==> flow/design.v <==
module booth2Encoder(
  input  [3:0] input_multiplier,
  output [1:0] output_X2,
  output [1:0] output_inv,
  output [1:0] output_set0
);
  wire [4:0] multiplier2 = {input_multiplier,1'h0};  
  wire [2:0] bits_0 = multiplier2[2:0];  
  wire [2:0] bits_1 = multiplier2[4:2];  
  wire  X2Bools_0 = ~(bits_0[0] ^ bits_0[1]);  
  wire  invBools_0 = bits_0[2];  
  wire [2:0] _set0Bools_0_T_1 = ~bits_0;  
  wire  set0Bools_0 = &bits_0 | &_set0Bools_0_T_1;  
  wire  X2Bools_1 = ~(bits_1[0] ^ bits_1[1]);  
  wire  invBools_1 = bits_1[2];  
  wire [2:0] _set0Bools_1_T_1 = ~bits_1;  
  wire  set0Bools_1 = &bits_1 | &_set0Bools_1_T_1;  
  assign output_X2 = {X2Bools_1,X2Bools_0};  
  assign output_inv = {invBools_1,invBools_0};  
  assign output_set0 = {set0Bools_1,set0Bools_0};  
endmodule
module ppGenerator(
  input        clock,
  input        reset,
  input  [3:0] inputData_multiplicand,
  input  [1:0] inputCtrl_X2,
  input  [1:0] inputCtrl_inv,
  input  [1:0] inputCtrl_Set0,
  output [7:0] outputData_pp_out_0,
  output [7:0] outputData_pp_out_1,
  output [7:0] outputData_sig_out
);
  reg [7:0] pp_0;  
  reg [7:0] pp_1;  
  reg [7:0] sign_com;  
  wire [4:0] _pp_X2_0_T_1 = {inputData_multiplicand,1'h0};  
  wire [4:0] _pp_X2_0_T_3 = {inputData_multiplicand[3],inputData_multiplicand};  
  wire [4:0] pp_X2_0 = inputCtrl_X2[0] ? _pp_X2_0_T_1 : _pp_X2_0_T_3;  
  wire [4:0] pp_set_0 = inputCtrl_Set0[0] ? 5'h0 : pp_X2_0;  
  wire [4:0] _pp_inv_0_T_1 = ~pp_set_0;  
  wire [4:0] pp_inv_0 = inputCtrl_inv[0] ? _pp_inv_0_T_1 : pp_set_0;  
  wire  E_inv_0 = inputCtrl_Set0[0] ? inputCtrl_inv[0] : inputCtrl_inv[0] ^ inputData_multiplicand[3];  
  wire  E_0 = ~E_inv_0;  
  wire [7:0] pp_temp_0 = {E_0,E_inv_0,E_inv_0,pp_inv_0};  
  wire [4:0] pp_X2_1 = inputCtrl_X2[1] ? _pp_X2_0_T_1 : _pp_X2_0_T_3;  
  wire [4:0] pp_set_1 = inputCtrl_Set0[1] ? 5'h0 : pp_X2_1;  
  wire [4:0] _pp_inv_1_T_1 = ~pp_set_1;  
  wire [4:0] pp_inv_1 = inputCtrl_inv[1] ? _pp_inv_1_T_1 : pp_set_1;  
  wire  E_inv_1 = inputCtrl_Set0[1] ? inputCtrl_inv[1] : inputCtrl_inv[1] ^ inputData_multiplicand[3];  
  wire  E_1 = ~E_inv_1;  
  wire [7:0] pp_temp_1 = {2'h1,E_1,pp_inv_1};  
  wire [7:0] _pp_1_T_2 = {pp_temp_1[5:0],1'h0,inputCtrl_inv[0]};  
  wire [3:0] _sign_com_T_1 = {1'h0,inputCtrl_inv[1],2'h0};  
  assign outputData_pp_out_0 = pp_0;  
  assign outputData_pp_out_1 = pp_1;  
  assign outputData_sig_out = sign_com;  
  always @(posedge clock) begin
    if (reset) begin  
      pp_0 <= 8'h0;  
    end else begin
      pp_0 <= pp_temp_0;  
    end
    if (reset) begin  
      pp_1 <= 8'h0;  
    end else begin
      pp_1 <= _pp_1_T_2;  
    end
    if (reset) begin  
      sign_com <= 8'h0;  
    end else begin
      sign_com <= {{4'd0}, _sign_com_T_1};  
    end
  end
endmodule
module RCA(
  input  [7:0] input_a_in,
  input  [7:0] input_b_in,
  output [7:0] output_S
);
  wire  g_comb_0 = input_a_in[0] & input_b_in[0];  
  wire  p_comb_0 = input_a_in[0] ^ input_b_in[0];  
  wire  g_comb_1 = input_a_in[1] & input_b_in[1];  
  wire  p_comb_1 = input_a_in[1] ^ input_b_in[1];  
  wire  s_comb_1 = p_comb_1 ^ g_comb_0;  
  wire  c_comb_2 = g_comb_0 & p_comb_1 | g_comb_1;  
  wire  g_comb_2 = input_a_in[2] & input_b_in[2];  
  wire  p_comb_2 = input_a_in[2] ^ input_b_in[2];  
  wire  s_comb_2 = p_comb_2 ^ c_comb_2;  
  wire  c_comb_3 = c_comb_2 & p_comb_2 | g_comb_2;  
  wire  g_comb_3 = input_a_in[3] & input_b_in[3];  
  wire  p_comb_3 = input_a_in[3] ^ input_b_in[3];  
  wire  s_comb_3 = p_comb_3 ^ c_comb_3;  
  wire  c_comb_4 = c_comb_3 & p_comb_3 | g_comb_3;  
  wire  g_comb_4 = input_a_in[4] & input_b_in[4];  
  wire  p_comb_4 = input_a_in[4] ^ input_b_in[4];  
  wire  s_comb_4 = p_comb_4 ^ c_comb_4;  
  wire  c_comb_5 = c_comb_4 & p_comb_4 | g_comb_4;  
  wire  g_comb_5 = input_a_in[5] & input_b_in[5];  
  wire  p_comb_5 = input_a_in[5] ^ input_b_in[5];  
  wire  s_comb_5 = p_comb_5 ^ c_comb_5;  
  wire  c_comb_6 = c_comb_5 & p_comb_5 | g_comb_5;  
  wire  g_comb_6 = input_a_in[6] & input_b_in[6];  
  wire  p_comb_6 = input_a_in[6] ^ input_b_in[6];  
  wire  s_comb_6 = p_comb_6 ^ c_comb_6;  
  wire  c_comb_7 = c_comb_6 & p_comb_6 | g_comb_6;  
  wire  p_comb_7 = input_a_in[7] ^ input_b_in[7];  
  wire  s_comb_7 = p_comb_7 ^ c_comb_7;  
  wire [3:0] output_S_lo = {s_comb_3,s_comb_2,s_comb_1,p_comb_0};  
  wire [3:0] output_S_hi = {s_comb_7,s_comb_6,s_comb_5,s_comb_4};  
  assign output_S = {output_S_hi,output_S_lo};  
endmodule
module pp_compressor3_2(
  input  [7:0] input_pp0_in,
  input  [7:0] input_pp1_in,
  input  [7:0] input_pp2_in,
  output [7:0] output_S,
  output [7:0] output_C
);
  wire  g_comb_0 = input_pp0_in[0] & input_pp1_in[0];  
  wire  p_comb_0 = input_pp0_in[0] ^ input_pp1_in[0];  
  wire  s_comb_0 = p_comb_0 ^ input_pp2_in[0];  
  wire  c_comb_0 = input_pp2_in[0] & p_comb_0 | g_comb_0;  
  wire  g_comb_1 = input_pp0_in[1] & input_pp1_in[1];  
  wire  p_comb_1 = input_pp0_in[1] ^ input_pp1_in[1];  
  wire  s_comb_1 = p_comb_1 ^ input_pp2_in[1];  
  wire  c_comb_1 = input_pp2_in[1] & p_comb_1 | g_comb_1;  
  wire  g_comb_2 = input_pp0_in[2] & input_pp1_in[2];  
  wire  p_comb_2 = input_pp0_in[2] ^ input_pp1_in[2];  
  wire  s_comb_2 = p_comb_2 ^ input_pp2_in[2];  
  wire  c_comb_2 = input_pp2_in[2] & p_comb_2 | g_comb_2;  
  wire  g_comb_3 = input_pp0_in[3] & input_pp1_in[3];  
  wire  p_comb_3 = input_pp0_in[3] ^ input_pp1_in[3];  
  wire  s_comb_3 = p_comb_3 ^ input_pp2_in[3];  
  wire  c_comb_3 = input_pp2_in[3] & p_comb_3 | g_comb_3;  
  wire  g_comb_4 = input_pp0_in[4] & input_pp1_in[4];  
  wire  p_comb_4 = input_pp0_in[4] ^ input_pp1_in[4];  
  wire  s_comb_4 = p_comb_4 ^ input_pp2_in[4];  
  wire  c_comb_4 = input_pp2_in[4] & p_comb_4 | g_comb_4;  
  wire  g_comb_5 = input_pp0_in[5] & input_pp1_in[5];  
  wire  p_comb_5 = input_pp0_in[5] ^ input_pp1_in[5];  
  wire  s_comb_5 = p_comb_5 ^ input_pp2_in[5];  
  wire  c_comb_5 = input_pp2_in[5] & p_comb_5 | g_comb_5;  
  wire  g_comb_6 = input_pp0_in[6] & input_pp1_in[6];  
  wire  p_comb_6 = input_pp0_in[6] ^ input_pp1_in[6];  
  wire  s_comb_6 = p_comb_6 ^ input_pp2_in[6];  
  wire  c_comb_6 = input_pp2_in[6] & p_comb_6 | g_comb_6;  
  wire  g_comb_7 = input_pp0_in[7] & input_pp1_in[7];  
  wire  p_comb_7 = input_pp0_in[7] ^ input_pp1_in[7];  
  wire  s_comb_7 = p_comb_7 ^ input_pp2_in[7];  
  wire  c_comb_7 = input_pp2_in[7] & p_comb_7 | g_comb_7;  
  wire [3:0] output_S_lo = {s_comb_3,s_comb_2,s_comb_1,s_comb_0};  
  wire [3:0] output_S_hi = {s_comb_7,s_comb_6,s_comb_5,s_comb_4};  
  wire [7:0] _output_C_T = {c_comb_7,c_comb_6,c_comb_5,c_comb_4,c_comb_3,c_comb_2,c_comb_1,c_comb_0};  
  assign output_S = {output_S_hi,output_S_lo};  
  assign output_C = {_output_C_T[6:0],1'h0};  
endmodule
module wallaceTree(
  input  [7:0] io_data_i_0,
  input  [7:0] io_data_i_1,
  input  [7:0] io_data_i_2,
  output [7:0] io_data_o
);
  wire [7:0] rca_input_a_in;  
  wire [7:0] rca_input_b_in;  
  wire [7:0] rca_output_S;  
  wire [7:0] layer1CSA_0_input_pp0_in;  
  wire [7:0] layer1CSA_0_input_pp1_in;  
  wire [7:0] layer1CSA_0_input_pp2_in;  
  wire [7:0] layer1CSA_0_output_S;  
  wire [7:0] layer1CSA_0_output_C;  
  RCA rca (  
    .input_a_in(rca_input_a_in),
    .input_b_in(rca_input_b_in),
    .output_S(rca_output_S)
  );
  pp_compressor3_2 layer1CSA_0 (  
    .input_pp0_in(layer1CSA_0_input_pp0_in),
    .input_pp1_in(layer1CSA_0_input_pp1_in),
    .input_pp2_in(layer1CSA_0_input_pp2_in),
    .output_S(layer1CSA_0_output_S),
    .output_C(layer1CSA_0_output_C)
  );
  assign io_data_o = rca_output_S;  
  assign rca_input_a_in = layer1CSA_0_output_S;  
  assign rca_input_b_in = layer1CSA_0_output_C;  
  assign layer1CSA_0_input_pp0_in = io_data_i_0;  
  assign layer1CSA_0_input_pp1_in = io_data_i_1;  
  assign layer1CSA_0_input_pp2_in = io_data_i_2;  
endmodule
module Multiplier(
  input        clock,
  input        reset,
  input  [3:0] input_multiplicand,
  input  [3:0] input_multiplier,
  output [7:0] output_product
);
  wire [3:0] booth2_encoder_input_multiplier;  
  wire [1:0] booth2_encoder_output_X2;  
  wire [1:0] booth2_encoder_output_inv;  
  wire [1:0] booth2_encoder_output_set0;  
  wire  pp_generator_clock;  
  wire  pp_generator_reset;  
  wire [3:0] pp_generator_inputData_multiplicand;  
  wire [1:0] pp_generator_inputCtrl_X2;  
  wire [1:0] pp_generator_inputCtrl_inv;  
  wire [1:0] pp_generator_inputCtrl_Set0;  
  wire [7:0] pp_generator_outputData_pp_out_0;  
  wire [7:0] pp_generator_outputData_pp_out_1;  
  wire [7:0] pp_generator_outputData_sig_out;  
  wire [7:0] wallace_tree_io_data_i_0;  
  wire [7:0] wallace_tree_io_data_i_1;  
  wire [7:0] wallace_tree_io_data_i_2;  
  wire [7:0] wallace_tree_io_data_o;  
  booth2Encoder booth2_encoder (  
    .input_multiplier(booth2_encoder_input_multiplier),
    .output_X2(booth2_encoder_output_X2),
    .output_inv(booth2_encoder_output_inv),
    .output_set0(booth2_encoder_output_set0)
  );
  ppGenerator pp_generator (  
    .clock(pp_generator_clock),
    .reset(pp_generator_reset),
    .inputData_multiplicand(pp_generator_inputData_multiplicand),
    .inputCtrl_X2(pp_generator_inputCtrl_X2),
    .inputCtrl_inv(pp_generator_inputCtrl_inv),
    .inputCtrl_Set0(pp_generator_inputCtrl_Set0),
    .outputData_pp_out_0(pp_generator_outputData_pp_out_0),
    .outputData_pp_out_1(pp_generator_outputData_pp_out_1),
    .outputData_sig_out(pp_generator_outputData_sig_out)
  );
  wallaceTree wallace_tree (  
    .io_data_i_0(wallace_tree_io_data_i_0),
    .io_data_i_1(wallace_tree_io_data_i_1),
    .io_data_i_2(wallace_tree_io_data_i_2),
    .io_data_o(wallace_tree_io_data_o)
  );
  assign output_product = wallace_tree_io_data_o;  
  assign booth2_encoder_input_multiplier = input_multiplier;  
  assign pp_generator_clock = clock;
  assign pp_generator_reset = reset;
  assign pp_generator_inputData_multiplicand = input_multiplicand;  
  assign pp_generator_inputCtrl_X2 = booth2_encoder_output_X2;  
  assign pp_generator_inputCtrl_inv = booth2_encoder_output_inv;  
  assign pp_generator_inputCtrl_Set0 = booth2_encoder_output_set0;  
  assign wallace_tree_io_data_i_0 = pp_generator_outputData_pp_out_0;  
  assign wallace_tree_io_data_i_1 = pp_generator_outputData_pp_out_1;  
  assign wallace_tree_io_data_i_2 = pp_generator_outputData_sig_out;  
endmodule
module RCA_1(
  input  [15:0] input_a_in,
  input  [15:0] input_b_in,
  output [15:0] output_S
);
  wire  g_comb_0 = input_a_in[0] & input_b_in[0];  
  wire  p_comb_0 = input_a_in[0] ^ input_b_in[0];  
  wire  g_comb_1 = input_a_in[1] & input_b_in[1];  
  wire  p_comb_1 = input_a_in[1] ^ input_b_in[1];  
  wire  s_comb_1 = p_comb_1 ^ g_comb_0;  
  wire  c_comb_2 = g_comb_0 & p_comb_1 | g_comb_1;  
  wire  g_comb_2 = input_a_in[2] & input_b_in[2];  
  wire  p_comb_2 = input_a_in[2] ^ input_b_in[2];  
  wire  s_comb_2 = p_comb_2 ^ c_comb_2;  
  wire  c_comb_3 = c_comb_2 & p_comb_2 | g_comb_2;  
  wire  g_comb_3 = input_a_in[3] & input_b_in[3];  
  wire  p_comb_3 = input_a_in[3] ^ input_b_in[3];  
  wire  s_comb_3 = p_comb_3 ^ c_comb_3;  
  wire  c_comb_4 = c_comb_3 & p_comb_3 | g_comb_3;  
  wire  g_comb_4 = input_a_in[4] & input_b_in[4];  
  wire  p_comb_4 = input_a_in[4] ^ input_b_in[4];  
  wire  s_comb_4 = p_comb_4 ^ c_comb_4;  
  wire  c_comb_5 = c_comb_4 & p_comb_4 | g_comb_4;  
  wire  g_comb_5 = input_a_in[5] & input_b_in[5];  
  wire  p_comb_5 = input_a_in[5] ^ input_b_in[5];  
  wire  s_comb_5 = p_comb_5 ^ c_comb_5;  
  wire  c_comb_6 = c_comb_5 & p_comb_5 | g_comb_5;  
  wire  g_comb_6 = input_a_in[6] & input_b_in[6];  
  wire  p_comb_6 = input_a_in[6] ^ input_b_in[6];  
  wire  s_comb_6 = p_comb_6 ^ c_comb_6;  
  wire  c_comb_7 = c_comb_6 & p_comb_6 | g_comb_6;  
  wire  g_comb_7 = input_a_in[7] & input_b_in[7];  
  wire  p_comb_7 = input_a_in[7] ^ input_b_in[7];  
  wire  s_comb_7 = p_comb_7 ^ c_comb_7;  
  wire  c_comb_8 = c_comb_7 & p_comb_7 | g_comb_7;  
  wire  g_comb_8 = input_a_in[8] & input_b_in[8];  
  wire  p_comb_8 = input_a_in[8] ^ input_b_in[8];  
  wire  s_comb_8 = p_comb_8 ^ c_comb_8;  
  wire  c_comb_9 = c_comb_8 & p_comb_8 | g_comb_8;  
  wire  g_comb_9 = input_a_in[9] & input_b_in[9];  
  wire  p_comb_9 = input_a_in[9] ^ input_b_in[9];  
  wire  s_comb_9 = p_comb_9 ^ c_comb_9;  
  wire  c_comb_10 = c_comb_9 & p_comb_9 | g_comb_9;  
  wire  g_comb_10 = input_a_in[10] & input_b_in[10];  
  wire  p_comb_10 = input_a_in[10] ^ input_b_in[10];  
  wire  s_comb_10 = p_comb_10 ^ c_comb_10;  
  wire  c_comb_11 = c_comb_10 & p_comb_10 | g_comb_10;  
  wire  g_comb_11 = input_a_in[11] & input_b_in[11];  
  wire  p_comb_11 = input_a_in[11] ^ input_b_in[11];  
  wire  s_comb_11 = p_comb_11 ^ c_comb_11;  
  wire  c_comb_12 = c_comb_11 & p_comb_11 | g_comb_11;  
  wire  g_comb_12 = input_a_in[12] & input_b_in[12];  
  wire  p_comb_12 = input_a_in[12] ^ input_b_in[12];  
  wire  s_comb_12 = p_comb_12 ^ c_comb_12;  
  wire  c_comb_13 = c_comb_12 & p_comb_12 | g_comb_12;  
  wire  g_comb_13 = input_a_in[13] & input_b_in[13];  
  wire  p_comb_13 = input_a_in[13] ^ input_b_in[13];  
  wire  s_comb_13 = p_comb_13 ^ c_comb_13;  
  wire  c_comb_14 = c_comb_13 & p_comb_13 | g_comb_13;  
  wire  g_comb_14 = input_a_in[14] & input_b_in[14];  
  wire  p_comb_14 = input_a_in[14] ^ input_b_in[14];  
  wire  s_comb_14 = p_comb_14 ^ c_comb_14;  
  wire  c_comb_15 = c_comb_14 & p_comb_14 | g_comb_14;  
  wire  p_comb_15 = input_a_in[15] ^ input_b_in[15];  
  wire  s_comb_15 = p_comb_15 ^ c_comb_15;  
  wire [7:0] output_S_lo = {s_comb_7,s_comb_6,s_comb_5,s_comb_4,s_comb_3,s_comb_2,s_comb_1,p_comb_0};  
  wire [7:0] output_S_hi = {s_comb_15,s_comb_14,s_comb_13,s_comb_12,s_comb_11,s_comb_10,s_comb_9,s_comb_8};  
  assign output_S = {output_S_hi,output_S_lo};  
endmodule
module MacUnit(
  input         clock,
  input         reset,
  input  [3:0]  io_in_a,
  input  [3:0]  io_in_b,
  input  [15:0] io_in_c,
  output [15:0] io_out_c
);
  wire  mul_clock;  
  wire  mul_reset;  
  wire [3:0] mul_input_multiplicand;  
  wire [3:0] mul_input_multiplier;  
  wire [7:0] mul_output_product;  
  wire [15:0] rca_input_a_in;  
  wire [15:0] rca_input_b_in;  
  wire [15:0] rca_output_S;  
  wire [7:0] _rca_input_a_in_T_2 = mul_output_product[7] ? 8'hff : 8'h0;  
  Multiplier mul (  
    .clock(mul_clock),
    .reset(mul_reset),
    .input_multiplicand(mul_input_multiplicand),
    .input_multiplier(mul_input_multiplier),
    .output_product(mul_output_product)
  );
  RCA_1 rca (  
    .input_a_in(rca_input_a_in),
    .input_b_in(rca_input_b_in),
    .output_S(rca_output_S)
  );
  assign io_out_c = rca_output_S;  
  assign mul_clock = clock;
  assign mul_reset = reset;
  assign mul_input_multiplicand = io_in_a;  
  assign mul_input_multiplier = io_in_b;  
  assign rca_input_a_in = {_rca_input_a_in_T_2,mul_output_product};  
  assign rca_input_b_in = io_in_c;  
endmodule
module PE(
  input         clock,
  input         reset,
  input         io_in_control_done,
  input  [3:0]  io_in_a,
  input  [3:0]  io_in_b,
  input  [15:0] io_in_c,
  output        io_out_control_done,
  output [3:0]  io_out_a,
  output [3:0]  io_out_b,
  output [15:0] io_out_c
);
  wire  mac_clock;  
  wire  mac_reset;  
  wire [3:0] mac_io_in_a;  
  wire [3:0] mac_io_in_b;  
  wire [15:0] mac_io_in_c;  
  wire [15:0] mac_io_out_c;  
  reg [3:0] a_reg;  
  reg [3:0] b_reg;  
  reg [15:0] c_reg;  
  MacUnit mac (  
    .clock(mac_clock),
    .reset(mac_reset),
    .io_in_a(mac_io_in_a),
    .io_in_b(mac_io_in_b),
    .io_in_c(mac_io_in_c),
    .io_out_c(mac_io_out_c)
  );
  assign io_out_control_done = io_in_control_done;  
  assign io_out_a = a_reg;  
  assign io_out_b = b_reg;  
  assign io_out_c = c_reg;  
  assign mac_clock = clock;
  assign mac_reset = reset;
  assign mac_io_in_a = io_in_a;  
  assign mac_io_in_b = io_in_b;  
  assign mac_io_in_c = c_reg;  
  always @(posedge clock) begin
    if (reset) begin  
      a_reg <= 4'h0;  
    end else begin
      a_reg <= io_in_a;  
    end
    if (reset) begin  
      b_reg <= 4'h0;  
    end else begin
      b_reg <= io_in_b;  
    end
    if (reset) begin  
      c_reg <= 16'h0;  
    end else if (io_in_control_done) begin  
      c_reg <= io_in_c;
    end else begin
      c_reg <= mac_io_out_c;
    end
  end
endmodule
module PE_2(
  input         clock,
  input         reset,
  input         io_in_control_done,
  input  [3:0]  io_in_a,
  input  [3:0]  io_in_b,
  input  [15:0] io_in_c,
  output [3:0]  io_out_a,
  output [15:0] io_out_c
);
  wire  mac_clock;  
  wire  mac_reset;  
  wire [3:0] mac_io_in_a;  
  wire [3:0] mac_io_in_b;  
  wire [15:0] mac_io_in_c;  
  wire [15:0] mac_io_out_c;  
  reg [3:0] a_reg;  
  reg [15:0] c_reg;  
  MacUnit mac (  
    .clock(mac_clock),
    .reset(mac_reset),
    .io_in_a(mac_io_in_a),
    .io_in_b(mac_io_in_b),
    .io_in_c(mac_io_in_c),
    .io_out_c(mac_io_out_c)
  );
  assign io_out_a = a_reg;  
  assign io_out_c = c_reg;  
  assign mac_clock = clock;
  assign mac_reset = reset;
  assign mac_io_in_a = io_in_a;  
  assign mac_io_in_b = io_in_b;  
  assign mac_io_in_c = c_reg;  
  always @(posedge clock) begin
    if (reset) begin  
      a_reg <= 4'h0;  
    end else begin
      a_reg <= io_in_a;  
    end
    if (reset) begin  
      c_reg <= 16'h0;  
    end else if (io_in_control_done) begin  
      c_reg <= io_in_c;
    end else begin
      c_reg <= mac_io_out_c;
    end
  end
endmodule
module SystolicArray(
  input         clock,
  input         reset,
  input         io_in_control_0_done,
  input         io_in_control_1_done,
  input  [3:0]  io_in_a_0,
  input  [3:0]  io_in_a_1,
  input  [3:0]  io_in_b_0,
  input  [3:0]  io_in_b_1,
  input  [15:0] io_in_c_0,
  input  [15:0] io_in_c_1,
  output [15:0] io_out_c_0,
  output [15:0] io_out_c_1
);
  wire  sa_0_0_clock;  
  wire  sa_0_0_reset;  
  wire  sa_0_0_io_in_control_done;  
  wire [3:0] sa_0_0_io_in_a;  
  wire [3:0] sa_0_0_io_in_b;  
  wire [15:0] sa_0_0_io_in_c;  
  wire  sa_0_0_io_out_control_done;  
  wire [3:0] sa_0_0_io_out_a;  
  wire [3:0] sa_0_0_io_out_b;  
  wire [15:0] sa_0_0_io_out_c;  
  wire  sa_0_1_clock;  
  wire  sa_0_1_reset;  
  wire  sa_0_1_io_in_control_done;  
  wire [3:0] sa_0_1_io_in_a;  
  wire [3:0] sa_0_1_io_in_b;  
  wire [15:0] sa_0_1_io_in_c;  
  wire  sa_0_1_io_out_control_done;  
  wire [3:0] sa_0_1_io_out_a;  
  wire [3:0] sa_0_1_io_out_b;  
  wire [15:0] sa_0_1_io_out_c;  
  wire  sa_1_0_clock;  
  wire  sa_1_0_reset;  
  wire  sa_1_0_io_in_control_done;  
  wire [3:0] sa_1_0_io_in_a;  
  wire [3:0] sa_1_0_io_in_b;  
  wire [15:0] sa_1_0_io_in_c;  
  wire [3:0] sa_1_0_io_out_a;  
  wire [15:0] sa_1_0_io_out_c;  
  wire  sa_1_1_clock;  
  wire  sa_1_1_reset;  
  wire  sa_1_1_io_in_control_done;  
  wire [3:0] sa_1_1_io_in_a;  
  wire [3:0] sa_1_1_io_in_b;  
  wire [15:0] sa_1_1_io_in_c;  
  wire [3:0] sa_1_1_io_out_a;  
  wire [15:0] sa_1_1_io_out_c;  
  PE sa_0_0 (  
    .clock(sa_0_0_clock),
    .reset(sa_0_0_reset),
    .io_in_control_done(sa_0_0_io_in_control_done),
    .io_in_a(sa_0_0_io_in_a),
    .io_in_b(sa_0_0_io_in_b),
    .io_in_c(sa_0_0_io_in_c),
    .io_out_control_done(sa_0_0_io_out_control_done),
    .io_out_a(sa_0_0_io_out_a),
    .io_out_b(sa_0_0_io_out_b),
    .io_out_c(sa_0_0_io_out_c)
  );
  PE sa_0_1 (  
    .clock(sa_0_1_clock),
    .reset(sa_0_1_reset),
    .io_in_control_done(sa_0_1_io_in_control_done),
    .io_in_a(sa_0_1_io_in_a),
    .io_in_b(sa_0_1_io_in_b),
    .io_in_c(sa_0_1_io_in_c),
    .io_out_control_done(sa_0_1_io_out_control_done),
    .io_out_a(sa_0_1_io_out_a),
    .io_out_b(sa_0_1_io_out_b),
    .io_out_c(sa_0_1_io_out_c)
  );
  PE_2 sa_1_0 (  
    .clock(sa_1_0_clock),
    .reset(sa_1_0_reset),
    .io_in_control_done(sa_1_0_io_in_control_done),
    .io_in_a(sa_1_0_io_in_a),
    .io_in_b(sa_1_0_io_in_b),
    .io_in_c(sa_1_0_io_in_c),
    .io_out_a(sa_1_0_io_out_a),
    .io_out_c(sa_1_0_io_out_c)
  );
  PE_2 sa_1_1 (  
    .clock(sa_1_1_clock),
    .reset(sa_1_1_reset),
    .io_in_control_done(sa_1_1_io_in_control_done),
    .io_in_a(sa_1_1_io_in_a),
    .io_in_b(sa_1_1_io_in_b),
    .io_in_c(sa_1_1_io_in_c),
    .io_out_a(sa_1_1_io_out_a),
    .io_out_c(sa_1_1_io_out_c)
  );
  assign io_out_c_0 = sa_1_0_io_out_c;  
  assign io_out_c_1 = sa_1_1_io_out_c;  
  assign sa_0_0_clock = clock;
  assign sa_0_0_reset = reset;
  assign sa_0_0_io_in_control_done = io_in_control_0_done;  
  assign sa_0_0_io_in_a = io_in_a_0;  
  assign sa_0_0_io_in_b = io_in_b_0;  
  assign sa_0_0_io_in_c = io_in_c_0;  
  assign sa_0_1_clock = clock;
  assign sa_0_1_reset = reset;
  assign sa_0_1_io_in_control_done = io_in_control_1_done;  
  assign sa_0_1_io_in_a = sa_0_0_io_out_a;  
  assign sa_0_1_io_in_b = io_in_b_1;  
  assign sa_0_1_io_in_c = io_in_c_1;  
  assign sa_1_0_clock = clock;
  assign sa_1_0_reset = reset;
  assign sa_1_0_io_in_control_done = sa_0_0_io_out_control_done;  
  assign sa_1_0_io_in_a = io_in_a_1;  
  assign sa_1_0_io_in_b = sa_0_0_io_out_b;  
  assign sa_1_0_io_in_c = sa_0_0_io_out_c;  
  assign sa_1_1_clock = clock;
  assign sa_1_1_reset = reset;
  assign sa_1_1_io_in_control_done = sa_0_1_io_out_control_done;  
  assign sa_1_1_io_in_a = sa_1_0_io_out_a;  
  assign sa_1_1_io_in_b = sa_0_1_io_out_b;  
  assign sa_1_1_io_in_c = sa_0_1_io_out_c;  
endmodule
module GlobalCounter(
  input   clock,
  input   reset,
  input   io_start,
  output  io_tick
);
  reg [2:0] count;  
  wire  tick = count == 3'h4;  
  reg  enable;  
  wire  _GEN_0 = tick ? 1'h0 : enable;  
  wire  _GEN_1 = io_start | _GEN_0;  
  wire [2:0] _count_T_1 = count + 3'h1;  
  assign io_tick = count == 3'h4;  
  always @(posedge clock) begin
    if (reset) begin  
      count <= 3'h0;  
    end else if (enable) begin  
      if (count != 3'h4) begin  
        count <= _count_T_1;  
      end else begin
        count <= 3'h0;  
      end
    end
    if (reset) begin  
      enable <= 1'h0;  
    end else begin
      enable <= _GEN_1;
    end
  end
endmodule
module GlobalCounter_1(
  input   clock,
  input   reset,
  input   io_start,
  output  io_tick
);
  reg  count;  
  reg  enable;  
  wire  _GEN_0 = count ? 1'h0 : enable;  
  wire  _GEN_1 = io_start | _GEN_0;  
  wire  _GEN_2 = ~count & count + 1'h1;  
  assign io_tick = count;  
  always @(posedge clock) begin
    if (reset) begin  
      count <= 1'h0;  
    end else if (enable) begin  
      count <= _GEN_2;
    end
    if (reset) begin  
      enable <= 1'h0;  
    end else begin
      enable <= _GEN_1;
    end
  end
endmodule
module Controller(
  input   clock,
  input   reset,
  input   io_ctrl_cal_start,
  input   io_ctrl_in_done,
  input   io_ctrl_ibh_full,
  input   io_ctrl_ibv_full,
  input   io_ctrl_ibh_empty,
  input   io_ctrl_ibv_empty,
  input   io_ctrl_pre_valid,
  input   io_ctrl_post_ready,
  input   io_ctrl_ob_empty,
  output  io_ctrl_pre_ready,
  output  io_ctrl_post_valid,
  output  io_ctrl_ib_data_in,
  output  io_ctrl_ib_data_out,
  output  io_ctrl_cal_done,
  output  io_ctrl_ob_ready
);
  wire  cal_gc_clock;  
  wire  cal_gc_reset;  
  wire  cal_gc_io_start;  
  wire  cal_gc_io_tick;  
  wire  out_gc_clock;  
  wire  out_gc_reset;  
  wire  out_gc_io_start;  
  wire  out_gc_io_tick;  
  reg [1:0] state;  
  reg  in_done_r;  
  reg  isIdle;  
  reg  delay_ctrl_ib_data_in;  
  reg  delay_ctrl_ib_data_out;  
  reg  cal_done_r;  
  reg  out_done_r;  
  wire  ctrl_ib_data_in_w = io_ctrl_ibh_empty & io_ctrl_ibv_empty & io_ctrl_pre_valid;  
  wire  _GEN_0 = io_ctrl_ib_data_out ? 1'h0 : in_done_r;  
  wire  _GEN_1 = io_ctrl_in_done | _GEN_0;  
  wire  ctrl_ib_data_out_w = in_done_r & isIdle & io_ctrl_ob_empty;  
  wire  _GEN_2 = cal_gc_io_tick | cal_done_r;  
  wire  _GEN_3 = out_gc_io_tick | out_done_r;  
  wire  _GEN_5 = io_ctrl_cal_start ? 1'h0 : isIdle;  
  wire [1:0] _GEN_7 = io_ctrl_post_ready ? 2'h0 : state;  
  wire  _GEN_8 = io_ctrl_post_ready | isIdle;  
  wire  _GEN_9 = io_ctrl_post_ready ? 1'h0 : _GEN_2;  
  wire  _GEN_10 = io_ctrl_post_ready ? 1'h0 : _GEN_3;  
  wire [1:0] _GEN_11 = out_done_r ? _GEN_7 : state;  
  wire  _GEN_12 = out_done_r ? _GEN_8 : isIdle;  
  wire  _GEN_13 = out_done_r ? _GEN_9 : _GEN_2;  
  wire  _GEN_14 = out_done_r ? _GEN_10 : _GEN_3;  
  wire  _GEN_16 = state == 2'h2 ? _GEN_12 : isIdle;  
  wire  _GEN_20 = state == 2'h1 ? isIdle : _GEN_16;  
  wire  _GEN_24 = state == 2'h0 ? _GEN_5 : _GEN_20;  
  GlobalCounter cal_gc (  
    .clock(cal_gc_clock),
    .reset(cal_gc_reset),
    .io_start(cal_gc_io_start),
    .io_tick(cal_gc_io_tick)
  );
  GlobalCounter_1 out_gc (  
    .clock(out_gc_clock),
    .reset(out_gc_reset),
    .io_start(out_gc_io_start),
    .io_tick(out_gc_io_tick)
  );
  assign io_ctrl_pre_ready = ~io_ctrl_ibh_full & ~io_ctrl_ibv_full;  
  assign io_ctrl_post_valid = ~io_ctrl_ob_empty;  
  assign io_ctrl_ib_data_in = ~delay_ctrl_ib_data_in & ctrl_ib_data_in_w;  
  assign io_ctrl_ib_data_out = ~delay_ctrl_ib_data_out & ctrl_ib_data_out_w;  
  assign io_ctrl_cal_done = cal_done_r;  
  assign io_ctrl_ob_ready = cal_done_r & ~out_done_r;  
  assign cal_gc_clock = clock;
  assign cal_gc_reset = reset;
  assign cal_gc_io_start = io_ctrl_cal_start;  
  assign out_gc_clock = clock;
  assign out_gc_reset = reset;
  assign out_gc_io_start = cal_gc_io_tick;  
  always @(posedge clock) begin
    if (reset) begin  
      state <= 2'h0;  
    end else if (state == 2'h0) begin  
      if (io_ctrl_cal_start) begin  
        state <= 2'h1;  
      end
    end else if (state == 2'h1) begin  
      if (cal_done_r) begin  
        state <= 2'h2;  
      end
    end else if (state == 2'h2) begin  
      state <= _GEN_11;
    end
    if (reset) begin  
      in_done_r <= 1'h0;  
    end else begin
      in_done_r <= _GEN_1;
    end
    isIdle <= reset | _GEN_24;  
    if (reset) begin  
      delay_ctrl_ib_data_in <= 1'h0;  
    end else begin
      delay_ctrl_ib_data_in <= ctrl_ib_data_in_w;  
    end
    if (reset) begin  
      delay_ctrl_ib_data_out <= 1'h0;  
    end else begin
      delay_ctrl_ib_data_out <= ctrl_ib_data_out_w;  
    end
    if (reset) begin  
      cal_done_r <= 1'h0;  
    end else if (state == 2'h0) begin  
      cal_done_r <= _GEN_2;
    end else if (state == 2'h1) begin  
      cal_done_r <= _GEN_2;
    end else if (state == 2'h2) begin  
      cal_done_r <= _GEN_13;
    end else begin
      cal_done_r <= _GEN_2;
    end
    if (reset) begin  
      out_done_r <= 1'h0;  
    end else if (state == 2'h0) begin  
      out_done_r <= _GEN_3;
    end else if (state == 2'h1) begin  
      out_done_r <= _GEN_3;
    end else if (state == 2'h2) begin  
      out_done_r <= _GEN_14;
    end else begin
      out_done_r <= _GEN_3;
    end
  end
endmodule
module SyncFIFO(
  input        clock,
  input        reset,
  input        io_enq,
  input        io_deq,
  input  [3:0] io_enqData,
  output [3:0] io_deqData,
  output       io_full,
  output       io_empty
);
  reg [3:0] mem_0;  
  reg [3:0] mem_1;  
  reg [1:0] readPtr;  
  reg [1:0] writePtr;  
  wire  isEmpty = readPtr == writePtr;  
  wire  _isFull_T_1 = ~writePtr[1];  
  wire [1:0] _isFull_T_3 = {_isFull_T_1,writePtr[0]};  
  wire  isFull = readPtr == _isFull_T_3;  
  wire [1:0] _writePtr_T_1 = writePtr + 2'h1;  
  wire [1:0] _readPtr_T_1 = readPtr + 2'h1;  
  wire [3:0] _GEN_6 = readPtr[0] ? mem_1 : mem_0;  
  assign io_deqData = io_deq & ~isEmpty ? _GEN_6 : 4'h0;  
  assign io_full = readPtr == _isFull_T_3;  
  assign io_empty = readPtr == writePtr;  
  always @(posedge clock) begin
    if (reset) begin  
      mem_0 <= 4'h0;  
    end else if (io_enq & ~isFull) begin  
      if (~writePtr[0]) begin  
        mem_0 <= io_enqData;  
      end
    end
    if (reset) begin  
      mem_1 <= 4'h0;  
    end else if (io_enq & ~isFull) begin  
      if (writePtr[0]) begin  
        mem_1 <= io_enqData;  
      end
    end
    if (reset) begin  
      readPtr <= 2'h0;  
    end else if (io_deq & ~isEmpty) begin  
      readPtr <= _readPtr_T_1;  
    end
    if (reset) begin  
      writePtr <= 2'h0;  
    end else if (io_enq & ~isFull) begin  
      writePtr <= _writePtr_T_1;  
    end
  end
endmodule
module InputBuffer(
  input        clock,
  input        reset,
  input        io_ctrl_data_in,
  input        io_ctrl_data_out,
  input        io_ctrl_data_valid,
  input  [3:0] io_data_in_0,
  input  [3:0] io_data_in_1,
  output [3:0] io_data_out_0,
  output [3:0] io_data_out_1,
  output       io_all_full,
  output       io_all_empty,
  output       io_data_in_done,
  output       io_cal_start
);
  wire  data_queue_0_clock;  
  wire  data_queue_0_reset;  
  wire  data_queue_0_io_enq;  
  wire  data_queue_0_io_deq;  
  wire [3:0] data_queue_0_io_enqData;  
  wire [3:0] data_queue_0_io_deqData;  
  wire  data_queue_0_io_full;  
  wire  data_queue_0_io_empty;  
  wire  data_queue_1_clock;  
  wire  data_queue_1_reset;  
  wire  data_queue_1_io_enq;  
  wire  data_queue_1_io_deq;  
  wire [3:0] data_queue_1_io_enqData;  
  wire [3:0] data_queue_1_io_deqData;  
  wire  data_queue_1_io_full;  
  wire  data_queue_1_io_empty;  
  reg  delay_count_0;  
  reg  delay_count_1;  
  reg [1:0] deq_count_0;  
  reg [1:0] deq_count_1;  
  reg [1:0] state;  
  reg  cal_start_r;  
  wire  _data_queue_0_io_enq_T = state == 2'h0;  
  wire  _data_queue_0_io_enq_T_2 = state == 2'h1;  
  wire  _data_queue_0_io_deq_T_3 = deq_count_0 != 2'h0;  
  wire  _data_queue_1_io_deq_T_3 = deq_count_1 != 2'h0;  
  wire  allFull = data_queue_0_io_full & data_queue_1_io_full;  
  wire  allEmpty = data_queue_0_io_empty & data_queue_1_io_empty;  
  wire [1:0] _state_T = io_ctrl_data_out ? 2'h2 : 2'h0;  
  wire [1:0] _deq_count_0_T_1 = deq_count_0 - 2'h1;  
  wire [1:0] _deq_count_1_T_1 = deq_count_1 - 2'h1;  
  wire  _GEN_10 = delay_count_1 ? delay_count_1 - 1'h1 : delay_count_1;  
  wire  _GEN_12 = _data_queue_0_io_enq_T_2 & allFull;  
  wire  _GEN_17 = _data_queue_0_io_enq_T_2 ? delay_count_1 : _GEN_10;  
  SyncFIFO data_queue_0 (  
    .clock(data_queue_0_clock),
    .reset(data_queue_0_reset),
    .io_enq(data_queue_0_io_enq),
    .io_deq(data_queue_0_io_deq),
    .io_enqData(data_queue_0_io_enqData),
    .io_deqData(data_queue_0_io_deqData),
    .io_full(data_queue_0_io_full),
    .io_empty(data_queue_0_io_empty)
  );
  SyncFIFO data_queue_1 (  
    .clock(data_queue_1_clock),
    .reset(data_queue_1_reset),
    .io_enq(data_queue_1_io_enq),
    .io_deq(data_queue_1_io_deq),
    .io_enqData(data_queue_1_io_enqData),
    .io_deqData(data_queue_1_io_deqData),
    .io_full(data_queue_1_io_full),
    .io_empty(data_queue_1_io_empty)
  );
  assign io_data_out_0 = data_queue_0_io_deqData;  
  assign io_data_out_1 = data_queue_1_io_deqData;  
  assign io_all_full = data_queue_0_io_full & data_queue_1_io_full;  
  assign io_all_empty = data_queue_0_io_empty & data_queue_1_io_empty;  
  assign io_data_in_done = _data_queue_0_io_enq_T ? 1'h0 : _GEN_12;  
  assign io_cal_start = cal_start_r;  
  assign data_queue_0_clock = clock;
  assign data_queue_0_reset = reset;
  assign data_queue_0_io_enq = (state == 2'h0 & io_ctrl_data_in | state == 2'h1) & io_ctrl_data_valid;  
  assign data_queue_0_io_deq = state == 2'h2 & ~delay_count_0 & deq_count_0 != 2'h0;  
  assign data_queue_0_io_enqData = io_data_in_0;  
  assign data_queue_1_clock = clock;
  assign data_queue_1_reset = reset;
  assign data_queue_1_io_enq = (state == 2'h0 & io_ctrl_data_in | state == 2'h1) & io_ctrl_data_valid;  
  assign data_queue_1_io_deq = state == 2'h2 & ~delay_count_1 & deq_count_1 != 2'h0;  
  assign data_queue_1_io_enqData = io_data_in_1;  
  always @(posedge clock) begin
    if (_data_queue_0_io_enq_T) begin  
      delay_count_0 <= 1'h0;  
    end else if (!(_data_queue_0_io_enq_T_2)) begin  
      if (delay_count_0) begin  
        delay_count_0 <= delay_count_0 - 1'h1;  
      end
    end
    delay_count_1 <= _data_queue_0_io_enq_T | _GEN_17;  
    if (_data_queue_0_io_enq_T) begin  
      deq_count_0 <= 2'h2;  
    end else if (!(_data_queue_0_io_enq_T_2)) begin  
      if (!(delay_count_0)) begin  
        if (_data_queue_0_io_deq_T_3) begin  
          deq_count_0 <= _deq_count_0_T_1;  
        end
      end
    end
    if (_data_queue_0_io_enq_T) begin  
      deq_count_1 <= 2'h2;  
    end else if (!(_data_queue_0_io_enq_T_2)) begin  
      if (!(delay_count_1)) begin  
        if (_data_queue_1_io_deq_T_3) begin  
          deq_count_1 <= _deq_count_1_T_1;  
        end
      end
    end
    if (reset) begin  
      state <= 2'h0;  
    end else if (_data_queue_0_io_enq_T) begin  
      if (io_ctrl_data_in) begin  
        state <= 2'h1;  
      end else if (io_ctrl_data_out) begin  
        state <= 2'h2;  
      end
    end else if (_data_queue_0_io_enq_T_2) begin  
      if (allFull) begin  
        state <= _state_T;  
      end
    end else if (allEmpty) begin  
      state <= 2'h0;  
    end
    if (reset) begin  
      cal_start_r <= 1'h0;  
    end else begin
      cal_start_r <= io_ctrl_data_out;  
    end
  end
endmodule
module SyncFIFO_4(
  input         clock,
  input         reset,
  input         io_enq,
  input         io_deq,
  input  [15:0] io_enqData,
  output [15:0] io_deqData,
  output        io_empty
);
  reg [15:0] mem_0;  
  reg [15:0] mem_1;  
  reg [1:0] readPtr;  
  reg [1:0] writePtr;  
  wire  isEmpty = readPtr == writePtr;  
  wire  _isFull_T_1 = ~writePtr[1];  
  wire [1:0] _isFull_T_3 = {_isFull_T_1,writePtr[0]};  
  wire  isFull = readPtr == _isFull_T_3;  
  wire [1:0] _writePtr_T_1 = writePtr + 2'h1;  
  wire [1:0] _readPtr_T_1 = readPtr + 2'h1;  
  wire [15:0] _GEN_6 = readPtr[0] ? mem_1 : mem_0;  
  assign io_deqData = io_deq & ~isEmpty ? _GEN_6 : 16'h0;  
  assign io_empty = readPtr == writePtr;  
  always @(posedge clock) begin
    if (reset) begin  
      mem_0 <= 16'h0;  
    end else if (io_enq & ~isFull) begin  
      if (~writePtr[0]) begin  
        mem_0 <= io_enqData;  
      end
    end
    if (reset) begin  
      mem_1 <= 16'h0;  
    end else if (io_enq & ~isFull) begin  
      if (writePtr[0]) begin  
        mem_1 <= io_enqData;  
      end
    end
    if (reset) begin  
      readPtr <= 2'h0;  
    end else if (io_deq & ~isEmpty) begin  
      readPtr <= _readPtr_T_1;  
    end
    if (reset) begin  
      writePtr <= 2'h0;  
    end else if (io_enq & ~isFull) begin  
      writePtr <= _writePtr_T_1;  
    end
  end
endmodule
module OutputBuffer(
  input         clock,
  input         reset,
  input         io_ctrl_valid,
  input         io_ctrl_ready,
  input         io_ctrl_ob_ready,
  input  [15:0] io_data_in_0,
  input  [15:0] io_data_in_1,
  output [15:0] io_data_out_0,
  output [15:0] io_data_out_1,
  output        io_all_empty
);
  wire  data_queue_0_clock;  
  wire  data_queue_0_reset;  
  wire  data_queue_0_io_enq;  
  wire  data_queue_0_io_deq;  
  wire [15:0] data_queue_0_io_enqData;  
  wire [15:0] data_queue_0_io_deqData;  
  wire  data_queue_0_io_empty;  
  wire  data_queue_1_clock;  
  wire  data_queue_1_reset;  
  wire  data_queue_1_io_enq;  
  wire  data_queue_1_io_deq;  
  wire [15:0] data_queue_1_io_enqData;  
  wire [15:0] data_queue_1_io_deqData;  
  wire  data_queue_1_io_empty;  
  SyncFIFO_4 data_queue_0 (  
    .clock(data_queue_0_clock),
    .reset(data_queue_0_reset),
    .io_enq(data_queue_0_io_enq),
    .io_deq(data_queue_0_io_deq),
    .io_enqData(data_queue_0_io_enqData),
    .io_deqData(data_queue_0_io_deqData),
    .io_empty(data_queue_0_io_empty)
  );
  SyncFIFO_4 data_queue_1 (  
    .clock(data_queue_1_clock),
    .reset(data_queue_1_reset),
    .io_enq(data_queue_1_io_enq),
    .io_deq(data_queue_1_io_deq),
    .io_enqData(data_queue_1_io_enqData),
    .io_deqData(data_queue_1_io_deqData),
    .io_empty(data_queue_1_io_empty)
  );
  assign io_data_out_0 = data_queue_0_io_deqData;  
  assign io_data_out_1 = data_queue_1_io_deqData;  
  assign io_all_empty = data_queue_0_io_empty & data_queue_1_io_empty;  
  assign data_queue_0_clock = clock;
  assign data_queue_0_reset = reset;
  assign data_queue_0_io_enq = io_ctrl_ob_ready;  
  assign data_queue_0_io_deq = io_ctrl_valid & io_ctrl_ready;  
  assign data_queue_0_io_enqData = io_data_in_0;  
  assign data_queue_1_clock = clock;
  assign data_queue_1_reset = reset;
  assign data_queue_1_io_enq = io_ctrl_ob_ready;  
  assign data_queue_1_io_deq = io_ctrl_valid & io_ctrl_ready;  
  assign data_queue_1_io_enqData = io_data_in_1;  
endmodule
module top(
  input         clock,
  input         reset,
  input         io_in_valid,
  input         io_in_ready,
  input  [3:0]  io_in_a_0,
  input  [3:0]  io_in_a_1,
  input  [3:0]  io_in_b_0,
  input  [3:0]  io_in_b_1,
  input  [15:0] io_in_c_0,
  input  [15:0] io_in_c_1,
  output        io_out_valid,
  output        io_out_ready,
  output [15:0] io_out_c_0,
  output [15:0] io_out_c_1
);
  wire  sa_clock;  
  wire  sa_reset;  
  wire  sa_io_in_control_0_done;  
  wire  sa_io_in_control_1_done;  
  wire [3:0] sa_io_in_a_0;  
  wire [3:0] sa_io_in_a_1;  
  wire [3:0] sa_io_in_b_0;  
  wire [3:0] sa_io_in_b_1;  
  wire [15:0] sa_io_in_c_0;  
  wire [15:0] sa_io_in_c_1;  
  wire [15:0] sa_io_out_c_0;  
  wire [15:0] sa_io_out_c_1;  
  wire  controller_clock;  
  wire  controller_reset;  
  wire  controller_io_ctrl_cal_start;  
  wire  controller_io_ctrl_in_done;  
  wire  controller_io_ctrl_ibh_full;  
  wire  controller_io_ctrl_ibv_full;  
  wire  controller_io_ctrl_ibh_empty;  
  wire  controller_io_ctrl_ibv_empty;  
  wire  controller_io_ctrl_pre_valid;  
  wire  controller_io_ctrl_post_ready;  
  wire  controller_io_ctrl_ob_empty;  
  wire  controller_io_ctrl_pre_ready;  
  wire  controller_io_ctrl_post_valid;  
  wire  controller_io_ctrl_ib_data_in;  
  wire  controller_io_ctrl_ib_data_out;  
  wire  controller_io_ctrl_cal_done;  
  wire  controller_io_ctrl_ob_ready;  
  wire  inBuffer_h_clock;  
  wire  inBuffer_h_reset;  
  wire  inBuffer_h_io_ctrl_data_in;  
  wire  inBuffer_h_io_ctrl_data_out;  
  wire  inBuffer_h_io_ctrl_data_valid;  
  wire [3:0] inBuffer_h_io_data_in_0;  
  wire [3:0] inBuffer_h_io_data_in_1;  
  wire [3:0] inBuffer_h_io_data_out_0;  
  wire [3:0] inBuffer_h_io_data_out_1;  
  wire  inBuffer_h_io_all_full;  
  wire  inBuffer_h_io_all_empty;  
  wire  inBuffer_h_io_data_in_done;  
  wire  inBuffer_h_io_cal_start;  
  wire  inBuffer_v_clock;  
  wire  inBuffer_v_reset;  
  wire  inBuffer_v_io_ctrl_data_in;  
  wire  inBuffer_v_io_ctrl_data_out;  
  wire  inBuffer_v_io_ctrl_data_valid;  
  wire [3:0] inBuffer_v_io_data_in_0;  
  wire [3:0] inBuffer_v_io_data_in_1;  
  wire [3:0] inBuffer_v_io_data_out_0;  
  wire [3:0] inBuffer_v_io_data_out_1;  
  wire  inBuffer_v_io_all_full;  
  wire  inBuffer_v_io_all_empty;  
  wire  inBuffer_v_io_data_in_done;  
  wire  inBuffer_v_io_cal_start;  
  wire  outBuffer_clock;  
  wire  outBuffer_reset;  
  wire  outBuffer_io_ctrl_valid;  
  wire  outBuffer_io_ctrl_ready;  
  wire  outBuffer_io_ctrl_ob_ready;  
  wire [15:0] outBuffer_io_data_in_0;  
  wire [15:0] outBuffer_io_data_in_1;  
  wire [15:0] outBuffer_io_data_out_0;  
  wire [15:0] outBuffer_io_data_out_1;  
  wire  outBuffer_io_all_empty;  
  SystolicArray sa (  
    .clock(sa_clock),
    .reset(sa_reset),
    .io_in_control_0_done(sa_io_in_control_0_done),
    .io_in_control_1_done(sa_io_in_control_1_done),
    .io_in_a_0(sa_io_in_a_0),
    .io_in_a_1(sa_io_in_a_1),
    .io_in_b_0(sa_io_in_b_0),
    .io_in_b_1(sa_io_in_b_1),
    .io_in_c_0(sa_io_in_c_0),
    .io_in_c_1(sa_io_in_c_1),
    .io_out_c_0(sa_io_out_c_0),
    .io_out_c_1(sa_io_out_c_1)
  );
  Controller controller (  
    .clock(controller_clock),
    .reset(controller_reset),
    .io_ctrl_cal_start(controller_io_ctrl_cal_start),
    .io_ctrl_in_done(controller_io_ctrl_in_done),
    .io_ctrl_ibh_full(controller_io_ctrl_ibh_full),
    .io_ctrl_ibv_full(controller_io_ctrl_ibv_full),
    .io_ctrl_ibh_empty(controller_io_ctrl_ibh_empty),
    .io_ctrl_ibv_empty(controller_io_ctrl_ibv_empty),
    .io_ctrl_pre_valid(controller_io_ctrl_pre_valid),
    .io_ctrl_post_ready(controller_io_ctrl_post_ready),
    .io_ctrl_ob_empty(controller_io_ctrl_ob_empty),
    .io_ctrl_pre_ready(controller_io_ctrl_pre_ready),
    .io_ctrl_post_valid(controller_io_ctrl_post_valid),
    .io_ctrl_ib_data_in(controller_io_ctrl_ib_data_in),
    .io_ctrl_ib_data_out(controller_io_ctrl_ib_data_out),
    .io_ctrl_cal_done(controller_io_ctrl_cal_done),
    .io_ctrl_ob_ready(controller_io_ctrl_ob_ready)
  );
  InputBuffer inBuffer_h (  
    .clock(inBuffer_h_clock),
    .reset(inBuffer_h_reset),
    .io_ctrl_data_in(inBuffer_h_io_ctrl_data_in),
    .io_ctrl_data_out(inBuffer_h_io_ctrl_data_out),
    .io_ctrl_data_valid(inBuffer_h_io_ctrl_data_valid),
    .io_data_in_0(inBuffer_h_io_data_in_0),
    .io_data_in_1(inBuffer_h_io_data_in_1),
    .io_data_out_0(inBuffer_h_io_data_out_0),
    .io_data_out_1(inBuffer_h_io_data_out_1),
    .io_all_full(inBuffer_h_io_all_full),
    .io_all_empty(inBuffer_h_io_all_empty),
    .io_data_in_done(inBuffer_h_io_data_in_done),
    .io_cal_start(inBuffer_h_io_cal_start)
  );
  InputBuffer inBuffer_v (  
    .clock(inBuffer_v_clock),
    .reset(inBuffer_v_reset),
    .io_ctrl_data_in(inBuffer_v_io_ctrl_data_in),
    .io_ctrl_data_out(inBuffer_v_io_ctrl_data_out),
    .io_ctrl_data_valid(inBuffer_v_io_ctrl_data_valid),
    .io_data_in_0(inBuffer_v_io_data_in_0),
    .io_data_in_1(inBuffer_v_io_data_in_1),
    .io_data_out_0(inBuffer_v_io_data_out_0),
    .io_data_out_1(inBuffer_v_io_data_out_1),
    .io_all_full(inBuffer_v_io_all_full),
    .io_all_empty(inBuffer_v_io_all_empty),
    .io_data_in_done(inBuffer_v_io_data_in_done),
    .io_cal_start(inBuffer_v_io_cal_start)
  );
  OutputBuffer outBuffer (  
    .clock(outBuffer_clock),
    .reset(outBuffer_reset),
    .io_ctrl_valid(outBuffer_io_ctrl_valid),
    .io_ctrl_ready(outBuffer_io_ctrl_ready),
    .io_ctrl_ob_ready(outBuffer_io_ctrl_ob_ready),
    .io_data_in_0(outBuffer_io_data_in_0),
    .io_data_in_1(outBuffer_io_data_in_1),
    .io_data_out_0(outBuffer_io_data_out_0),
    .io_data_out_1(outBuffer_io_data_out_1),
    .io_all_empty(outBuffer_io_all_empty)
  );
  assign io_out_valid = controller_io_ctrl_post_valid;  
  assign io_out_ready = controller_io_ctrl_pre_ready;  
  assign io_out_c_0 = outBuffer_io_data_out_0;  
  assign io_out_c_1 = outBuffer_io_data_out_1;  
  assign sa_clock = clock;
  assign sa_reset = reset;
  assign sa_io_in_control_0_done = controller_io_ctrl_cal_done;  
  assign sa_io_in_control_1_done = controller_io_ctrl_cal_done;  
  assign sa_io_in_a_0 = inBuffer_h_io_data_out_0;  
  assign sa_io_in_a_1 = inBuffer_h_io_data_out_1;  
  assign sa_io_in_b_0 = inBuffer_v_io_data_out_0;  
  assign sa_io_in_b_1 = inBuffer_v_io_data_out_1;  
  assign sa_io_in_c_0 = io_in_c_0;  
  assign sa_io_in_c_1 = io_in_c_1;  
  assign controller_clock = clock;
  assign controller_reset = reset;
  assign controller_io_ctrl_cal_start = inBuffer_h_io_cal_start & inBuffer_v_io_cal_start;  
  assign controller_io_ctrl_in_done = inBuffer_h_io_data_in_done & inBuffer_v_io_data_in_done;  
  assign controller_io_ctrl_ibh_full = inBuffer_h_io_all_full;  
  assign controller_io_ctrl_ibv_full = inBuffer_v_io_all_full;  
  assign controller_io_ctrl_ibh_empty = inBuffer_h_io_all_empty;  
  assign controller_io_ctrl_ibv_empty = inBuffer_v_io_all_empty;  
  assign controller_io_ctrl_pre_valid = io_in_valid;  
  assign controller_io_ctrl_post_ready = io_in_ready;  
  assign controller_io_ctrl_ob_empty = outBuffer_io_all_empty;  
  assign inBuffer_h_clock = clock;
  assign inBuffer_h_reset = reset;
  assign inBuffer_h_io_ctrl_data_in = controller_io_ctrl_ib_data_in;  
  assign inBuffer_h_io_ctrl_data_out = controller_io_ctrl_ib_data_out;  
  assign inBuffer_h_io_ctrl_data_valid = io_in_valid;  
  assign inBuffer_h_io_data_in_0 = io_in_a_0;  
  assign inBuffer_h_io_data_in_1 = io_in_a_1;  
  assign inBuffer_v_clock = clock;
  assign inBuffer_v_reset = reset;
  assign inBuffer_v_io_ctrl_data_in = controller_io_ctrl_ib_data_in;  
  assign inBuffer_v_io_ctrl_data_out = controller_io_ctrl_ib_data_out;  
  assign inBuffer_v_io_ctrl_data_valid = io_in_valid;  
  assign inBuffer_v_io_data_in_0 = io_in_b_0;  
  assign inBuffer_v_io_data_in_1 = io_in_b_1;  
  assign outBuffer_clock = clock;
  assign outBuffer_reset = reset;
  assign outBuffer_io_ctrl_valid = controller_io_ctrl_post_valid;  
  assign outBuffer_io_ctrl_ready = controller_io_ctrl_post_ready;  
  assign outBuffer_io_ctrl_ob_ready = controller_io_ctrl_ob_ready;  
  assign outBuffer_io_data_in_0 = sa_io_out_c_0;  
  assign outBuffer_io_data_in_1 = sa_io_out_c_1;  
endmodule
module axis_matmul2x2(
    input                       clk             ,
    input                       rst             ,
    input                       s_axis_tvalid   ,
    input     [31 : 0]          s_axis_tdata    ,
    input                       s_axis_tlast    ,
    output                      s_axis_tready   ,
    output                      m_axis_tvalid   ,
    output    [31 : 0]          m_axis_tdata    ,
    output                      m_axis_tlast    ,
    input                       m_axis_tready   
);
    wire [3:0]  io_in_a_0;
    wire [3:0]  io_in_a_1;
    wire [3:0]  io_in_b_0;
    wire [3:0]  io_in_b_1;
    wire [15:0] io_out_c_0;
    wire [15:0] io_out_c_1;
    assign io_in_a_0 = s_axis_tdata[00+:4];
    assign io_in_a_1 = s_axis_tdata[08+:4];
    assign io_in_b_0 = s_axis_tdata[16+:4];
    assign io_in_b_1 = s_axis_tdata[24+:4];
    assign m_axis_tdata = {io_out_c_1,io_out_c_0};
    assign m_axis_tlast = m_axis_tvalid;
    top u_top(
        .clock        (clk              ),
        .reset        (rst              ),
        .io_in_valid  (s_axis_tvalid    ),
        .io_out_ready (s_axis_tready    ),
        .io_in_a_0    (io_in_a_0        ),
        .io_in_a_1    (io_in_a_1        ),
        .io_in_b_0    (io_in_b_0        ),
        .io_in_b_1    (io_in_b_1        ),
        .io_in_c_0    (16'b0            ),
        .io_in_c_1    (16'b0            ),
        .io_out_valid (m_axis_tvalid    ),
        .io_in_ready  (m_axis_tready    ),
        .io_out_c_0   (io_out_c_0       ),
        .io_out_c_1   (io_out_c_1       )
    );
endmodule
* From RTL to reports: axis_matmul2x2
What the tools print for axis_matmul2x2, step after step. Line numbers count from 1 in the design file above. Cell names lack the library's common part. A cell with -- has no value.
Set-up: design top axis_matmul2x2, clock port clk, standard-cell library sky130hd, library corner tt_025C_1v80

* Word level
Counts by Yosys on the flattened word-level netlist (proc, flatten, opt, wreduce; memories kept). Register bits leave out memories and registers merged into their read ports (data or address). Print and check cells are left out.
Operators by class: add/subtract/negate cells 22, multiply operators 0, divide/modulo/power cells 0, magnitude comparators 0, equality and inequality tests 26, shifts and indexed selects 0, muxes and demuxes 95, bitwise operators 690, reduce/logical cells 44
Operators with widths (number):
- AND 1 bit | 258
- bitwise XOR 1 bit | 252
- OR 1 bit | 119
- two-way mux 16 bit | 6
- two-way mux 5 bit | 16
- two-way mux 4 bit | 16
- AND reduction 3 bit | 18
- inverter 1 bit | 45
- inverter 5 bit | 8
- two-way mux 2 bit | 18
- two-way mux 1 bit | 34
- two-way mux 8 bit | 4
Not listed: further kinds 20, cells in them 83.
Storage and ports: bits in registers 327, latch bits 0, bits in writable memories 0, ROM bits 0, clocked read ports x word width 0, memories 0, bits of input ports 37, output and inout bits 35, elaborated cells 951

* Longest topological paths
Longest topological path by Yosys (ltp), each cell counted once; first at word level (registers and memories cut), then after technology mapping (sequential cells cut; the memories' decode and read muxes count).
Logic depth: depth after elaboration 35, ABC_AREA 0, gate-level depth with buffers 24, gate-level depth less buffers 24

* After synthesis
Yosys stat after the flow's synthesis: flattened, memories mapped to cells. It holds for the ABC_AREA given above (unset counts as 0); a run with the other value may have another netlist.
Synthesis totals: cell count 1448, mapped area 13962.1 um2, area of sequential cells 5765.5 um2, flip-flops 288
Cells by type (number):
- dfxtp_1 | 288
- fa_1 | 76
- mux2i_1 | 149
- nor2_1 | 269
- ha_1 | 46
- inv_1 | 120
- xnor2_1 | 48
- nand2b_1 | 63
- a21oi_1 | 76
- clkbuf_1 | 51
Not listed: further types 50, cells in them 262. By module: a second synthesis without flattening, with its own total; a netlist apart from the flattened one above.
Unflattened totals: cell total of the unflattened synthesis 1688, area total of the unflattened synthesis 17205.3 um2
Each row is one instance without its submodules.
Modules:
- SyncFIFO_4 | times used 2, cells 160, area 1584.0 um2, seq. area 720.7 um2
- SyncFIFO | times used 4, cells 85, area 705.7 um2, seq. area 240.2 um2
- ppGenerator | times used 4, cells 65, area 655.6 um2, seq. area 300.3 um2
- RCA_1 | times used 4, cells 32, area 436.7 um2, seq. area 0.0 um2
- PE | times used 2, cells 69, area 798.3 um2, seq. area 480.5 um2
- PE_2 | times used 2, cells 60, area 684.4 um2, seq. area 400.4 um2
- pp_compressor3_2 | times used 4, cells 25, area 287.8 um2, seq. area 0.0 um2
Further modules, not shown: 13.

* Timing after synthesis
OpenSTA on the mapped netlist: ideal clock, no wires. The path of least setup slack (recovery checks aside). Input and output delay are each 20% of the period. Register names are those of the netlist, which keeps one name where synthesis merged equal registers.
Timing path after synthesis: path kind register to register, start reg u_top.sa.sa_1_1.mac.mul.pp_generator.pp_0[0], end reg u_top.sa.sa_1_1.c_reg[15], period 7.5 ns, setup time 0.128 ns, launch time at the first pin 0.000 ns, arrival 6.717 ns, path slack 0.656 ns, delay of the path 6.845 ns, driving pins on the path 22, synthesis period reached 6.844 ns
"delay of the path" is the arrival time less input delay plus setup time. "driving pins on the path": output pins that drive a net of the path, with the launching flip-flop's if there is one; two outputs of one cell count as two. "synthesis period reached" is the clock period less the worst setup slack; recovery checks do not enter. This is arithmetic on one report: input and output delays are still those of the set period (20% each). Between the ends stands the longest chain of elaborated cells between them, by number of cells; it is not shown to be the way that was timed. Of several equally long chains one is given. Each line given opens the expression or statement behind the cell; cells for indexed reads and writes are added by Yosys, which also makes memories of some case tables. A register here has more assigning lines than the two given.
Between the ends, after synthesis: cells stage by stage dfxtp_1 > ha_1 > ha_1 > inv_1 > fa_1 > fa_1 > fa_1 > fa_1 > (+6 left out) > fa_1 > fa_1 > fa_1 > fa_1 > xnor2_1 > xnor2_1 > mux2i_1 > nor2_1, cells in the longest elaborated chain 35, elaborated cells on any way between the ends 84, RTL lines with such cells 64, those cells by class 2 x mux; 82 x logic
Ends and longest elaborated chain, after synthesis:
- start, declared | line 33 | reg [7:0] pp_0;
- start, assigned | line 59 | pp_0 <= 8'h0;
- start, assigned | line 61 | pp_0 <= pp_temp_0;
- bitwise XOR 1 bit | line 120 | wire  p_comb_0 = input_pp0_in[0] ^ input_pp1_in[0];
- AND 1 bit | line 122 | wire  c_comb_0 = input_pp2_in[0] & p_comb_0 | g_comb_0;
- OR 1 bit | line 122
- bitwise XOR 1 bit | line 83 | wire  p_comb_1 = input_a_in[1] ^ input_b_in[1];
- (+28 left out)
- OR 1 bit | line 311 | wire  c_comb_15 = c_comb_14 & p_comb_14 | g_comb_14;
- bitwise XOR 1 bit | line 313 | wire  s_comb_15 = p_comb_15 ^ c_comb_15;
- two-way mux 16 bit | line 454 | end else if (io_in_control_done) begin
- end, assigned | line 455 | c_reg <= io_in_c;
- end, assigned | line 457 | c_reg <= mac_io_out_c;
- end, declared | line 430 | reg [15:0] c_reg;

* Timing after layout
Path of least setup slack in the final report of job 1 (OpenROAD, finished layout, wires in). Where an end is a register, its clock arrival counts in the times.
Timing path after layout: path kind register to register, start reg u_top.sa.sa_1_1.mac.mul.pp_generator.pp_0[0], end reg u_top.sa.sa_1_1.c_reg[15], period 7.16 ns, setup time 0.14 ns, launch time at the first pin 0.56 ns, arrival 7.35 ns, path slack 0.25 ns, driving pins on the path 22
Between the ends stands the longest chain of elaborated cells between them, by number of cells; it is not shown to be the way that was timed. Of several equally long chains one is given. A register here has more assigning lines than the two given.
Between the ends, after layout: cells stage by stage dfxtp_1 > ha_1 > ha_1 > inv_1 > fa_1 > fa_2 > fa_1 > fa_2 > (+6 left out) > fa_2 > fa_1 > fa_1 > fa_2 > xnor2_2 > xnor2_1 > mux2i_1 > nor2_1, cells in the longest elaborated chain 35, elaborated cells on any way between the ends 84, RTL lines with such cells 64, those cells by class 2 x mux; 82 x logic
Ends and longest elaborated chain, after layout:
- start, declared | line 33 | reg [7:0] pp_0;
- start, assigned | line 59 | pp_0 <= 8'h0;
- start, assigned | line 61 | pp_0 <= pp_temp_0;
- bitwise XOR 1 bit | line 120 | wire  p_comb_0 = input_pp0_in[0] ^ input_pp1_in[0];
- AND 1 bit | line 122 | wire  c_comb_0 = input_pp2_in[0] & p_comb_0 | g_comb_0;
- OR 1 bit | line 122
- bitwise XOR 1 bit | line 83 | wire  p_comb_1 = input_a_in[1] ^ input_b_in[1];
- (+28 left out)
- OR 1 bit | line 311 | wire  c_comb_15 = c_comb_14 & p_comb_14 | g_comb_14;
- bitwise XOR 1 bit | line 313 | wire  s_comb_15 = p_comb_15 ^ c_comb_15;
- two-way mux 16 bit | line 454 | end else if (io_in_control_done) begin
- end, assigned | line 455 | c_reg <= io_in_c;
- end, assigned | line 457 | c_reg <= mac_io_out_c;
- end, declared | line 430 | reg [15:0] c_reg;

==> runs of axis_matmul2x2 <==
Measured results for axis_matmul2x2: 2 stored runs of the Yosys and OpenROAD flow on sky130hd. The settings differ; the order carries no meaning. The constraints put input and output delay at 20% of the set period each and load the outputs with 0.01 pF.
"achieved period": clock period set for the run, less the worst setup slack. It is reckoned from that one timing run; input and output delays stay at 20% of the period that was set.
"time on the worst setup path" = time allowed to the worst setup path (clock period - input delay - output delay, where it has them) - its slack; a late launch clock adds to it, a late capture clock takes from it.
"total power after layout" rests on the timing tool's default activity at the inputs, not on a simulated workload.

[job 1] flow files
==> flow/run.sh <==
#!/bin/bash
# the make line also repeats the synthesis and layout settings of config.mk as NAME=value (left out here)
make -C /OpenROAD-flow-scripts/flow DESIGN_CONFIG=/design/flow/config.mk WORK_HOME=/design/flow/orfs CLKGATE_MAP_FILE= finish
==> flow/config.mk <==
export PLATFORM = sky130hd
export DESIGN_NAME = axis_matmul2x2
export DESIGN_NICKNAME = axis_matmul2x2
export VERILOG_FILES = /design/flow/design.v
export SDC_FILE = /design/flow/constraint.sdc
export NUM_CORES = 4
export LEC_CHECK = 0
export CAP_MARGIN = 20
export CORE_MARGIN = 2
export CORE_UTILIZATION = 41
export SLEW_MARGIN = 20
==> flow/constraint.sdc <==
create_clock -name core_clock -period 7.16 [get_ports {clk}]
set_input_delay 1.4320 -clock core_clock [delete_from_list [all_inputs] [get_ports {clk}]]
set_output_delay 1.4320 -clock core_clock [all_outputs]
set_load 0.01 [all_outputs]

[job 1] result: total power after layout 4.337 mW; achieved period 6.913 ns; synthesized cell area 13,962.1 um2; utilization after layout 47.6 %; standard-cell area of the final layout 15,949.0 um2; setup TNS 0.000 ns; final worst hold slack 0.457 ns; full die area 35,545.4 um2; setup slack of the worst path 0.247 ns; time on the worst setup path 6.91 ns; worst setup path kind register to register

[job 2] flow files
==> flow/run.sh <==
#!/bin/bash
# the make line also repeats the synthesis and layout settings of config.mk as NAME=value (left out here)
make -C /OpenROAD-flow-scripts/flow DESIGN_CONFIG=/design/flow/config.mk WORK_HOME=/design/flow/orfs CLKGATE_MAP_FILE= finish
==> flow/config.mk <==
export PLATFORM = sky130hd
export DESIGN_NAME = axis_matmul2x2
export DESIGN_NICKNAME = axis_matmul2x2
export VERILOG_FILES = /design/flow/design.v
export SDC_FILE = /design/flow/constraint.sdc
export NUM_CORES = 4
export LEC_CHECK = 0
export CAP_MARGIN = 20
export CORE_MARGIN = 2
export CORE_UTILIZATION = 40
export SLEW_MARGIN = 20
==> flow/constraint.sdc <==
create_clock -name core_clock -period 7.65 [get_ports {clk}]
set_input_delay 1.5300 -clock core_clock [delete_from_list [all_inputs] [get_ports {clk}]]
set_output_delay 1.5300 -clock core_clock [all_outputs]
set_load 0.01 [all_outputs]

[job 2] result: total power after layout 4.101 mW; achieved period 7.206 ns; synthesized cell area 13,962.1 um2; utilization after layout 46.3 %; standard-cell area of the final layout 15,961.6 um2; setup TNS 0.000 ns; final worst hold slack 0.458 ns; full die area 36,416.1 um2; setup slack of the worst path 0.444 ns; time on the worst setup path 7.21 ns; worst setup path kind register to register
